==> flow/design.v <==
`timescale 1ns / 1ps
module cpu_hazard(input wire clk,
           input wire rst,
           input wire enable,
           input wire start,
           output wire d_we,
           output wire [7:0] i_addr,
           output wire [7:0] d_addr,
           input  wire [15:0] i_datain,
           input  wire [15:0] d_datain,
           output wire [15:0] d_dataout,
           output wire busy
    );
    reg [7:0] pc;
    assign i_addr = pc;
    function automatic wr_reg(input [4:0] op);
      wr_reg = (op == 5'b00010) || (op == 5'b01000) || (op == 5'b10001) || (op == 5'b01010) || (op == 5'b10010)
            || (op == 5'b10000) || (op == 5'b01001) || (op == 5'b01011) || (op == 5'b01101) || (op == 5'b01110)
            || (op == 5'b01111)  || (op == 5'b00100)  || (op == 5'b00101)  || (op == 5'b00110) || (op == 5'b00111);
    endfunction
    function automatic rd_r1(input [4:0] op);
      rd_r1 = (op == 5'b00011) || (op == 5'b00010) || (op == 5'b01000) || (op == 5'b10001) || (op == 5'b01010)
           || (op == 5'b10010) || (op == 5'b01100) || (op == 5'b01101) || (op == 5'b01110) || (op == 5'b01111)
           || (op == 5'b00100) || (op == 5'b00110) || (op == 5'b00101) || (op == 5'b00111);
    endfunction
    function automatic rd_r2(input [4:0] op);
      rd_r2 = (op == 5'b01000) || (op == 5'b10001) || (op == 5'b01010) || (op == 5'b10010) || (op == 5'b01100)
           || (op == 5'b01101) || (op == 5'b01110) || (op == 5'b01111);
    endfunction
    function automatic rd_r0(input [4:0] op);
      rd_r0 = (op == 5'b10000) || (op == 5'b01011) || (op == 5'b01001) || (op == 5'b11001) || (op == 5'b11010)
           || (op == 5'b11011) || (op == 5'b11100) || (op == 5'b11101) || (op == 5'b11110) || (op == 5'b11111)
           || (op == 5'b00011);
    endfunction
    function automatic set_flags(input [4:0] op);
      set_flags = (op == 5'b01100) || (op == 5'b01000) || (op == 5'b01001) || (op == 5'b10001) || (op == 5'b01010)
               || (op == 5'b01011) || (op == 5'b10010) || (op == 5'b10000);
    endfunction
    reg state;
    reg next_state;
    reg [15:0] wb_ir;
    reg [15:0] id_ir;
    reg [15:0] ex_ir;
    reg [15:0] mem_ir;
    reg [15:0] reg_A;
    reg [15:0] reg_B;
    reg [15:0] smdr;
    reg [15:0] smdr1;
    reg [15:0] reg_C;
    reg [15:0] reg_C1;
    reg [15:0] gr [0:7];
    reg [15:0] ALUo;
    reg alu_cf;
    reg cf, nf, zf;
    reg dw;
    assign busy = state;
    always @(posedge clk or negedge rst)
    begin
      if (!rst) state <= 1'b0;
      else state <= next_state;
    end
    always @(*)
    begin
      case (state)
        1'b0: if (enable == 1 && start == 1) next_state = 1'b1;
               else next_state = 1'b0;
        default: if (enable == 0 || wb_ir[15:11] == 5'b00001) next_state = 1'b0;
               else next_state = 1'b1;
      endcase
    end
    wire branch_taken = ((ex_ir[15:11] == 5'b11010) && (zf == 1)) || ((ex_ir[15:11] == 5'b11100) && (nf == 1))
                     || ((ex_ir[15:11] == 5'b11011) && (zf == 0)) || ((ex_ir[15:11] == 5'b11101) && (nf == 0))
                     || ((ex_ir[15:11] == 5'b11110) && (cf == 1)) || ((ex_ir[15:11] == 5'b11111) && (cf == 0))
                     || (ex_ir[15:11] == 5'b11001);
    wire [4:0] if_op = i_datain[15:11];
    wire load_use = (id_ir[15:11] == 5'b00010) &&
                    ((rd_r1(if_op) && id_ir[10:8] == i_datain[6:4]) ||
                     (rd_r2(if_op) && id_ir[10:8] == i_datain[2:0]) ||
                     (rd_r0(if_op) && id_ir[10:8] == i_datain[10:8]));
    always @(posedge clk or negedge rst)
    begin
      if (!rst)
      begin
        id_ir <= 16'b0;
        pc <= 8'b0;
      end
      else if (state == 1'b1)
      begin
        if (branch_taken)
        begin
          pc <= ALUo[7:0];
          id_ir <= 16'b0;
        end
        else if (id_ir[15:11] == 5'b11000)
        begin
          pc <= id_ir[7:0];
          id_ir <= 16'b0;
        end
        else if (load_use)
        begin
          pc <= pc;
          id_ir <= 16'b0;
        end
        else
        begin
          pc <= pc + 1;
          id_ir <= i_datain;
        end
      end
    end
    function automatic [15:0] fwd(input [2:0] r);
      if (wr_reg(ex_ir[15:11]) && ex_ir[15:11] != 5'b00010 && ex_ir[10:8] == r)
        fwd = ALUo;
      else if (wr_reg(mem_ir[15:11]) && mem_ir[10:8] == r)
        fwd = (mem_ir[15:11] == 5'b00010) ? d_datain : reg_C;
      else if (wr_reg(wb_ir[15:11]) && wb_ir[10:8] == r)
        fwd = reg_C1;
      else
        fwd = gr[r];
    endfunction
    wire [4:0] id_op = id_ir[15:11];
    always @(posedge clk or negedge rst)
    begin
      if (!rst)
      begin
        ex_ir <= 0;
        reg_A <= 0;
        reg_B <= 0;
        smdr <= 0;
      end
      else if (state == 1'b1)
      begin
        if (branch_taken)
        begin
          ex_ir <= 16'b0;
          reg_A <= 16'b0;
          reg_B <= 16'b0;
        end
        else
        begin
          ex_ir <= id_ir;
          if (rd_r0(id_op) && id_op != 5'b00011)
            reg_A <= fwd(id_ir[10:8]);
          else if (rd_r1(id_op))
            reg_A <= fwd(id_ir[6:4]);
          if (id_op == 5'b00010 || id_op == 5'b00011 || id_op == 5'b00100 || id_op == 5'b00110
              || id_op == 5'b00101 || id_op == 5'b00111)
            reg_B <= {12'b0, id_ir[3:0]};
          else if (id_op == 5'b10000)
            reg_B <= {id_ir[7:0], 8'b0};
          else if (rd_r0(id_op))
            reg_B <= {8'b0, id_ir[7:0]};
          else if (rd_r2(id_op))
            reg_B <= fwd(id_ir[2:0]);
        end
        if (id_op == 5'b00011)
          smdr <= fwd(id_ir[10:8]);
      end
    end
    always @(*)
    begin
      alu_cf = cf;
      ALUo = reg_A + reg_B;
      case (ex_ir[15:11])
        5'b01000, 5'b01001, 5'b10000: {alu_cf, ALUo} = {1'b0, reg_A} + {1'b0, reg_B};
        5'b10001:              {alu_cf, ALUo} = {1'b0, reg_A} + {1'b0, reg_B} + {16'b0, cf};
        5'b01010, 5'b01011, 5'b01100:  {alu_cf, ALUo} = {1'b0, reg_A} - {1'b0, reg_B};
        5'b10010:              {alu_cf, ALUo} = {1'b0, reg_A} - {1'b0, reg_B} - {16'b0, cf};
        5'b01101:               ALUo = reg_A & reg_B;
        5'b01110:                ALUo = reg_A | reg_B;
        5'b01111:               ALUo = reg_A ^ reg_B;
        5'b00100, 5'b00101:         ALUo = reg_A << reg_B[3:0];
        5'b00110:               ALUo = reg_A >> reg_B[3:0];
        5'b00111:               ALUo = $signed(reg_A) >>> reg_B[3:0];
        default:            ALUo = reg_A + reg_B;
      endcase
    end
    always @(posedge clk or negedge rst)
    begin
      if (!rst)
      begin
        mem_ir <= 0;
        reg_C <= 0;
        zf <= 0;
        nf <= 0;
        cf <= 0;
        dw <= 0;
        smdr1 <= 0;
      end
      else if (state == 1'b1)
      begin
        mem_ir <= ex_ir;
        reg_C <= ALUo;
        smdr1 <= smdr;
        if (set_flags(ex_ir[15:11]))
        begin
          zf <= (ALUo == 0);
          nf <= ALUo[15];
          cf <= alu_cf;
        end
        dw <= (ex_ir[15:11] == 5'b00011);
      end
    end
    assign d_addr = reg_C[7:0];
    assign d_dataout = smdr1;
    assign d_we = dw;
    always @(posedge clk or negedge rst)
    begin
      if (!rst)
      begin
        wb_ir <= 0;
        reg_C1 <= 0;
      end
      else if (state == 1'b1)
      begin
        wb_ir <= mem_ir;
        if (mem_ir[15:11] == 5'b00010)
          reg_C1 <= d_datain;
        else
          reg_C1 <= reg_C;
      end
    end
    integer k;
    always @(posedge clk or negedge rst)
    begin
      if (!rst)
      begin
        for (k = 0; k < 8; k = k + 1) gr[k] <= 16'b0;
      end
      else if (state == 1'b1)
      begin
        if (wr_reg(wb_ir[15:11]))
          gr[wb_ir[10:8]] <= reg_C1;
      end
    end
endmodule
From RTL to reports: cpu_hazard

Tool output for the design above before and after an edit, in the order of the flow.
"before" refers to lines of the RTL above, "after" to lines of the edited file.
"change" is "after" less "before", of the values as shown; "rel. change" is that difference over "before", in percent.
Cell names lack the library's common part.
The mark n/a stands for no value.

Design top: cpu_hazard
Clock: clk
Cell library: sky130hd
Library corner: tt_025C_1v80

Diff

The edit as a unified diff against the file above.
This change comes from a script, not from a designer; no optimisation was intended.

```diff
@@ -48,5 +48,5 @@
     reg [15:0] smdr1;
     reg [15:0] reg_C;
-    reg [15:0] reg_C1;
+    reg [19:0] reg_C1;
     reg [15:0] gr [0:7];
     reg [15:0] ALUo;
```

Elaborated design

Source: Yosys, flattened and elaborated. Widths are those after wreduce. Registers that Yosys merges into a memory's read port (data or address) are not register bits. Print and check cells do not count.

Bit counts:

| element                    | before | after | change | rel. change (%) |
| input bits                 | 36     | 36    | 0      | 0.00 |
| output and inout port bits | 34     | 34    | 0      | 0.00 |
| register bits              | 301    | 301   | 0      | 0.00 |
| cells after elaboration    | 389    | 390   | +1     | +0.26 |

Cells by class:

| element                    | before | after | change | rel. change (%) |
| shifts and indexed selects | 3      | 3     | 0      | 0.00 |
| eq/ne operators            | 147    | 147   | 0      | 0.00 |
| mux-type cells             | 33     | 34    | +1     | +3.03 |
| bitwise gates (word level) | 7      | 7     | 0      | 0.00 |
| add/subtract/negate cells  | 6      | 6     | 0      | 0.00 |
| reduce/logical cells       | 169    | 169   | 0      | 0.00 |

Operators by type and width:

| cell                                           | before | after | change | rel. change (%) |
| two-way mux 16 bit                             | 22     | 23    | +1     | +4.55 |
| logical OR 1 bit                               | 122    | 122   | 0      | 0.00 |
| == test 5 x 4 -> 1 bit (second input constant) | 38     | 38    | 0      | 0.00 |
| == test 5 bit (second input constant)          | 37     | 37    | 0      | 0.00 |
| logical AND 1 bit                              | 22     | 22    | 0      | 0.00 |
| == test 5 x 3 -> 1 bit (second input constant) | 20     | 20    | 0      | 0.00 |
| == test 3 bit (second input constant)          | 16     | 16    | 0      | 0.00 |
| == test 3 bit                                  | 12     | 12    | 0      | 0.00 |
| AND reduction 3 bit                            | 9      | 9     | 0      | 0.00 |
| == test 3 x 2 -> 1 bit (second input constant) | 8      | 8     | 0      | 0.00 |
| == test 5 x 2 -> 1 bit (second input constant) | 8      | 8     | 0      | 0.00 |
| AND reduction 2 bit                            | 5      | 5     | 0      | 0.00 |
| == test 3 x 1 -> 1 bit (second input constant) | 4      | 4     | 0      | 0.00 |
| logical NOT 3 bit                              | 4      | 4     | 0      | 0.00 |
| inverter 1 bit                                 | 4      | 4     | 0      | 0.00 |
| two-way mux 1 bit                              | 3      | 3     | 0      | 0.00 |
| two-way mux 8 bit                              | 3      | 3     | 0      | 0.00 |
| case mux 16 bit (select 8 bit)                 | 3      | 3     | 0      | 0.00 |
| != test 5 x 2 -> 1 bit (second input constant) | 2      | 2     | 0      | 0.00 |
| OR reduction 3 bit                             | 2      | 2     | 0      | 0.00 |
| adder 16 bit                                   | 1      | 1     | 0      | 0.00 |
| adder 16 x 16 -> 17 bit                        | 1      | 1     | 0      | 0.00 |
| adder 17 x 1 -> 17 bit                         | 1      | 1     | 0      | 0.00 |
| adder 8 x 1 -> 8 bit (second input constant)   | 1      | 1     | 0      | 0.00 |
| bitwise AND 16 bit                             | 1      | 1     | 0      | 0.00 |
| == test 5 x 1 -> 1 bit (second input constant) | 1      | 1     | 0      | 0.00 |
| logical NOT 16 bit                             | 1      | 1     | 0      | 0.00 |
| != test 3 x 2 -> 1 bit (second input constant) | 1      | 1     | 0      | 0.00 |

Not every row of either side is listed.

Depth

Longest topological path by Yosys (ltp), each cell counted once; first at word level (registers and memories cut), then after technology mapping (sequential cells cut; the memories' decode and read muxes count).

Depth:

| element                       | before | after | change | rel. change (%) |
| depth after elaboration       | 24     | 24    | 0      | 0.00 |
| ABC_AREA                      | 0      | 0     | n/a    | n/a |
| depth in mapped cells         | 16     | 16    | 0      | 0.00 |
| gate-level depth less buffers | 15     | 15    | 0      | 0.00 |

After synthesis

Yosys stat after the flow's synthesis: flattened, memories mapped to cells. It holds for the ABC_AREA given above (unset counts as 0); a run with the other value may have another netlist.

Mapped netlist:

| element                            | before  | after   | change | rel. change (%) |
| mapped cells                       | 2500    | 2500    | 0      | 0.00 |
| sequential part of the area (um^2) | 6931.6  | 6931.6  | 0.0    | 0.00 |
| chip area (Yosys) (um^2)           | 22171.3 | 22171.3 | 0.0    | 0.00 |
| flip-flop cells                    | 277     | 277     | 0      | 0.00 |
| buffer cells                       | 204     | 204     | 0      | 0.00 |

Cell types:

| cell type | before | after | change | rel. change (%) |
| dfrtp_1   | 277    | 277   | 0      | 0.00 |
| nor2_1    | 223    | 223   | 0      | 0.00 |
| o21ai_0   | 200    | 200   | 0      | 0.00 |
| mux2_2    | 189    | 189   | 0      | 0.00 |
| nand2_1   | 186    | 186   | 0      | 0.00 |
| a21oi_1   | 177    | 177   | 0      | 0.00 |
| clkbuf_1  | 139    | 139   | 0      | 0.00 |
| mux2i_1   | 127    | 127   | 0      | 0.00 |
| inv_1     | 90     | 90    | 0      | 0.00 |
| nand3_1   | 66     | 66    | 0      | 0.00 |
| ha_1      | 54     | 54    | 0      | 0.00 |
| nor3_1    | 42     | 42    | 0      | 0.00 |
| mux4_2    | 40     | 40    | 0      | 0.00 |
| a22oi_1   | 39     | 39    | 0      | 0.00 |
| nor2b_1   | 39     | 39    | 0      | 0.00 |
| o211ai_1  | 39     | 39    | 0      | 0.00 |
| xnor2_1   | 39     | 39    | 0      | 0.00 |
| o22ai_1   | 36     | 36    | 0      | 0.00 |

Not every row of either side is listed.

Timing after synthesis

Source: OpenSTA report_checks on the synthesized netlist (no wires, ideal clock, input and output delay 20% of the period each), path of least setup slack; recovery checks are left aside. Register names are those of the netlist, which keeps one name where synthesis merged equal registers.

Timing path after synthesis:

| element                           | before               | after                | change | rel. change (%) |
| kind                              | register to register | register to register | n/a    | n/a |
| start                             | reg reg_B[2]         | reg reg_B[2]         | n/a    | n/a |
| end                               | reg reg_A[12]        | reg reg_A[12]        | n/a    | n/a |
| path buffers                      | 3                    | 3                    | 0      | 0.00 |
| clock period (ns)                 | 6.0                  | 6.0                  | 0.0    | 0.00 |
| setup time (ns)                   | 0.122                | 0.122                | 0.000  | n/a |
| required time (ns)                | 5.878                | 5.878                | 0.000  | 0.00 |
| launch time at the first pin (ns) | 0.000                | 0.000                | 0.000  | n/a |
| stages on the path                | 16                   | 16                   | 0      | 0.00 |
| path slack (ns)                   | 1.896                | 1.896                | 0.000  | n/a |
| data arrival time (ns)            | 3.982                | 3.982                | 0.000  | 0.00 |
| path delay (ns)                   | 4.104                | 4.104                | 0.000  | 0.00 |
| synthesis period reached (ns)     | 4.104                | 4.104                | 0.000  | 0.00 |

"path delay" = arrival - input delay + setup time.
"stages on the path" counts driving pins, that of a launching flip-flop among them; a cell with two outputs on the path counts twice.
"synthesis period reached" = period - worst setup slack (recovery checks aside). The figure is calculated, with input and output delays left at 20% of the set period.
Between the ends stands the longest chain of elaborated cells between them, by number of cells; it is not shown to be the way that was timed. Of several equally long chains one is given.
Each line given opens the expression or statement behind the cell; cells for indexed reads and writes are added by Yosys, which also makes memories of some case tables.
A register here has more assigning lines than the two given.

Between the ends, after synthesis, before:
Path through: dfrtp_1 > inv_1 > clkbuf_1 > clkbuf_1 > ha_1 > buf_6 > a211oi_2 > nor2_1 > or4_1 > nor4b_2 > nand4_1 > nor2_1 > xor2_1 > a211oi_1 > nand2_1 > a32o_1
Length of the longest elaborated chain: 7
Elaborated cells on any way between the ends: 14
Those cells by class: add/sub: 5; shift: 3; mux: 6

RTL lines, path after synthesis, before:

| element                         | line | text |
| start, declared                 | 46   | `reg [15:0] reg_B;` |
| start, assigned                 | 148  | `reg_B <= {12'b0, id_ir[3:0]};` |
| start, assigned                 | 150  | `reg_B <= {id_ir[7:0], 8'b0};` |
| subtractor 16 x 16 -> 17 bit    | 168  | `5'b10010:              {alu_cf, ALUo} = {1'b0, reg_A} - {1'b0, reg_B} - {16'b0, cf};` |
| subtractor 17 x 1 -> 17 bit     | 168  |  |
| case mux 16 bit (select 10 bit) | 164  | `case (ex_ir[15:11])` |
| two-way mux 16 bit              | 112  | `if (wr_reg(ex_ir[15:11]) && ex_ir[15:11] != 5'b00010 && ex_ir[10:8] == r)` |
| two-way mux 16 bit              | 144  | `else if (rd_r1(id_op))` |
| two-way mux 16 bit              | 142  | `if (rd_r0(id_op) && id_op != 5'b00011)` |
| two-way mux 16 bit              | 133  | `if (branch_taken)` |
| end, assigned                   | 143  | `reg_A <= fwd(id_ir[10:8]);` |
| end, assigned                   | 145  | `reg_A <= fwd(id_ir[6:4]);` |
| end, declared                   | 45   | `reg [15:0] reg_A;` |

Between the ends, after synthesis, after:
Path through: dfrtp_1 > inv_1 > clkbuf_1 > clkbuf_1 > ha_1 > buf_6 > a211oi_2 > nor2_1 > or4_1 > nor4b_2 > nand4_1 > nor2_1 > xor2_1 > a211oi_1 > nand2_1 > a32o_1
Length of the longest elaborated chain: 7
Elaborated cells on any way between the ends: 14
Those cells by class: add/sub: 5; shift: 3; mux: 6

RTL lines, path after synthesis, after:

| element                         | line | text |
| start, declared                 | 46   | `reg [15:0] reg_B;` |
| start, assigned                 | 148  | `reg_B <= {12'b0, id_ir[3:0]};` |
| start, assigned                 | 150  | `reg_B <= {id_ir[7:0], 8'b0};` |
| subtractor 16 x 16 -> 17 bit    | 168  | `5'b10010:              {alu_cf, ALUo} = {1'b0, reg_A} - {1'b0, reg_B} - {16'b0, cf};` |
| subtractor 17 x 1 -> 17 bit     | 168  |  |
| case mux 16 bit (select 10 bit) | 164  | `case (ex_ir[15:11])` |
| two-way mux 16 bit              | 112  | `if (wr_reg(ex_ir[15:11]) && ex_ir[15:11] != 5'b00010 && ex_ir[10:8] == r)` |
| two-way mux 16 bit              | 144  | `else if (rd_r1(id_op))` |
| two-way mux 16 bit              | 142  | `if (rd_r0(id_op) && id_op != 5'b00011)` |
| two-way mux 16 bit              | 133  | `if (branch_taken)` |
| end, assigned                   | 143  | `reg_A <= fwd(id_ir[10:8]);` |
| end, assigned                   | 145  | `reg_A <= fwd(id_ir[6:4]);` |
| end, declared                   | 45   | `reg [15:0] reg_A;` |

Worst path after layout

From the final timing report of each run of pair A: the path of least setup slack in the routed layout; clock arrival at registers is part of the times.

Timing path after layout:

| element                           | before               | after                | change | rel. change (%) |
| kind                              | register to register | register to register | n/a    | n/a |
| start                             | reg reg_A[3]         | reg reg_A[3]         | n/a    | n/a |
| end                               | reg smdr[14]         | reg smdr[14]         | n/a    | n/a |
| required time (ns)                | 5.43                 | 5.43                 | 0.00   | 0.00 |
| stages on the path                | 13                   | 13                   | 0      | 0.00 |
| launch time at the first pin (ns) | 0.56                 | 0.56                 | 0.00   | 0.00 |
| path slack (ns)                   | 0.50                 | 0.50                 | 0.00   | n/a |
| path buffers                      | 0                    | 0                    | 0      | n/a |
| clock period (ns)                 | 4.99                 | 4.99                 | 0.00   | 0.00 |
| data arrival time (ns)            | 4.93                 | 4.93                 | 0.00   | 0.00 |
| setup time (ns)                   | 0.11                 | 0.11                 | 0.00   | n/a |

A register here has more assigning lines than the two given.

Between the ends, after layout, before:
Path through: dfrtp_1 > inv_1 > ha_1 > nand2_1 > o311ai_0 > o211ai_1 > nor4b_2 > nand4_1 > nor2_1 > xor2_1 > a221oi_2 > o211ai_1 > o21a_1

RTL lines, path after layout, before:

| element         | line | text |
| start, declared | 45   | `reg [15:0] reg_A;` |
| start, assigned | 143  | `reg_A <= fwd(id_ir[10:8]);` |
| start, assigned | 145  | `reg_A <= fwd(id_ir[6:4]);` |
| end, assigned   | 129  | `smdr <= 0;` |
| end, assigned   | 157  | `smdr <= fwd(id_ir[10:8]);` |
| end, declared   | 47   | `reg [15:0] smdr;` |

before: Chain of elaborated cells between the ends: none given.

Between the ends, after layout, after:
Path through: dfrtp_1 > inv_1 > ha_1 > nand2_1 > o311ai_0 > o211ai_1 > nor4b_2 > nand4_1 > nor2_1 > xor2_1 > a221oi_2 > o211ai_1 > o21a_1

RTL lines, path after layout, after:

| element         | line | text |
| start, declared | 45   | `reg [15:0] reg_A;` |
| start, assigned | 143  | `reg_A <= fwd(id_ir[10:8]);` |
| start, assigned | 145  | `reg_A <= fwd(id_ir[6:4]);` |
| end, assigned   | 129  | `smdr <= 0;` |
| end, assigned   | 157  | `smdr <= fwd(id_ir[10:8]);` |
| end, declared   | 47   | `reg [15:0] smdr;` |

after: Chain of elaborated cells between the ends: none given.

Flow runs

Both versions went through the flow (Yosys, OpenROAD) with the same settings in each pair. Constraints: input delay and output delay 20% of the set period each, output load 0.01 pF.

Flow settings, pair A:
CORE_UTILIZATION: 40
period_ns: 4.99
CAP_MARGIN: 20
CORE_MARGIN: 2
SLEW_MARGIN: 20

Final reports, pair A:

| element                                  | before  | after   | change | rel. change (%) |
| utilization after layout (%)             | 45.4    | 45.4    | 0.0    | n/a |
| standard-cell area after routing (um^2)  | 24979.0 | 24979.0 | 0.0    | 0.00 |
| full die area (um^2)                     | 57326.7 | 57326.7 | 0.0    | 0.00 |
| final setup TNS (ns)                     | 0.000   | 0.000   | 0.000  | n/a |
| power consumption (mW)                   | 20.796  | 20.796  | 0.000  | 0.00 |
| achieved period (ns)                     | 4.490   | 4.490   | 0.000  | 0.00 |
| chip area after synthesis (Yosys) (um^2) | 22171.3 | 22171.3 | 0.0    | 0.00 |
| worst setup slack after layout (ns)      | 0.500   | 0.500   | 0.000  | n/a |

Flow settings, pair B:
ABC_AREA: 1
CAP_MARGIN: 0
CORE_UTILIZATION: 34
CTS_CLUSTER_DIAMETER: 236
PLACE_DENSITY: 0.86
SLEW_MARGIN: 40
period_ns: 5.09
CORE_MARGIN: 2

Final reports, pair B:

| element                                  | before  | after   | change | rel. change (%) |
| utilization after layout (%)             | 38.3    | 38.3    | 0.0    | n/a |
| standard-cell area after routing (um^2)  | 23751.5 | 23751.5 | 0.0    | 0.00 |
| full die area (um^2)                     | 64874.6 | 64874.6 | 0.0    | 0.00 |
| final setup TNS (ns)                     | 0.000   | 0.000   | 0.000  | n/a |
| power consumption (mW)                   | 16.179  | 16.179  | 0.000  | 0.00 |
| achieved period (ns)                     | 3.980   | 3.980   | 0.000  | 0.00 |
| chip area after synthesis (Yosys) (um^2) | 21370.5 | 21370.5 | 0.0    | 0.00 |
| worst setup slack after layout (ns)      | 1.110   | 1.110   | 0.000  | n/a |

"achieved period" = clock period - worst setup slack. The figure is calculated, with input and output delays left at 20% of the set period.
By "power consumption" is meant OpenSTA's value without simulated activity: inputs other than the clock are taken to toggle once in ten clock periods, and the tool carries that through the logic.
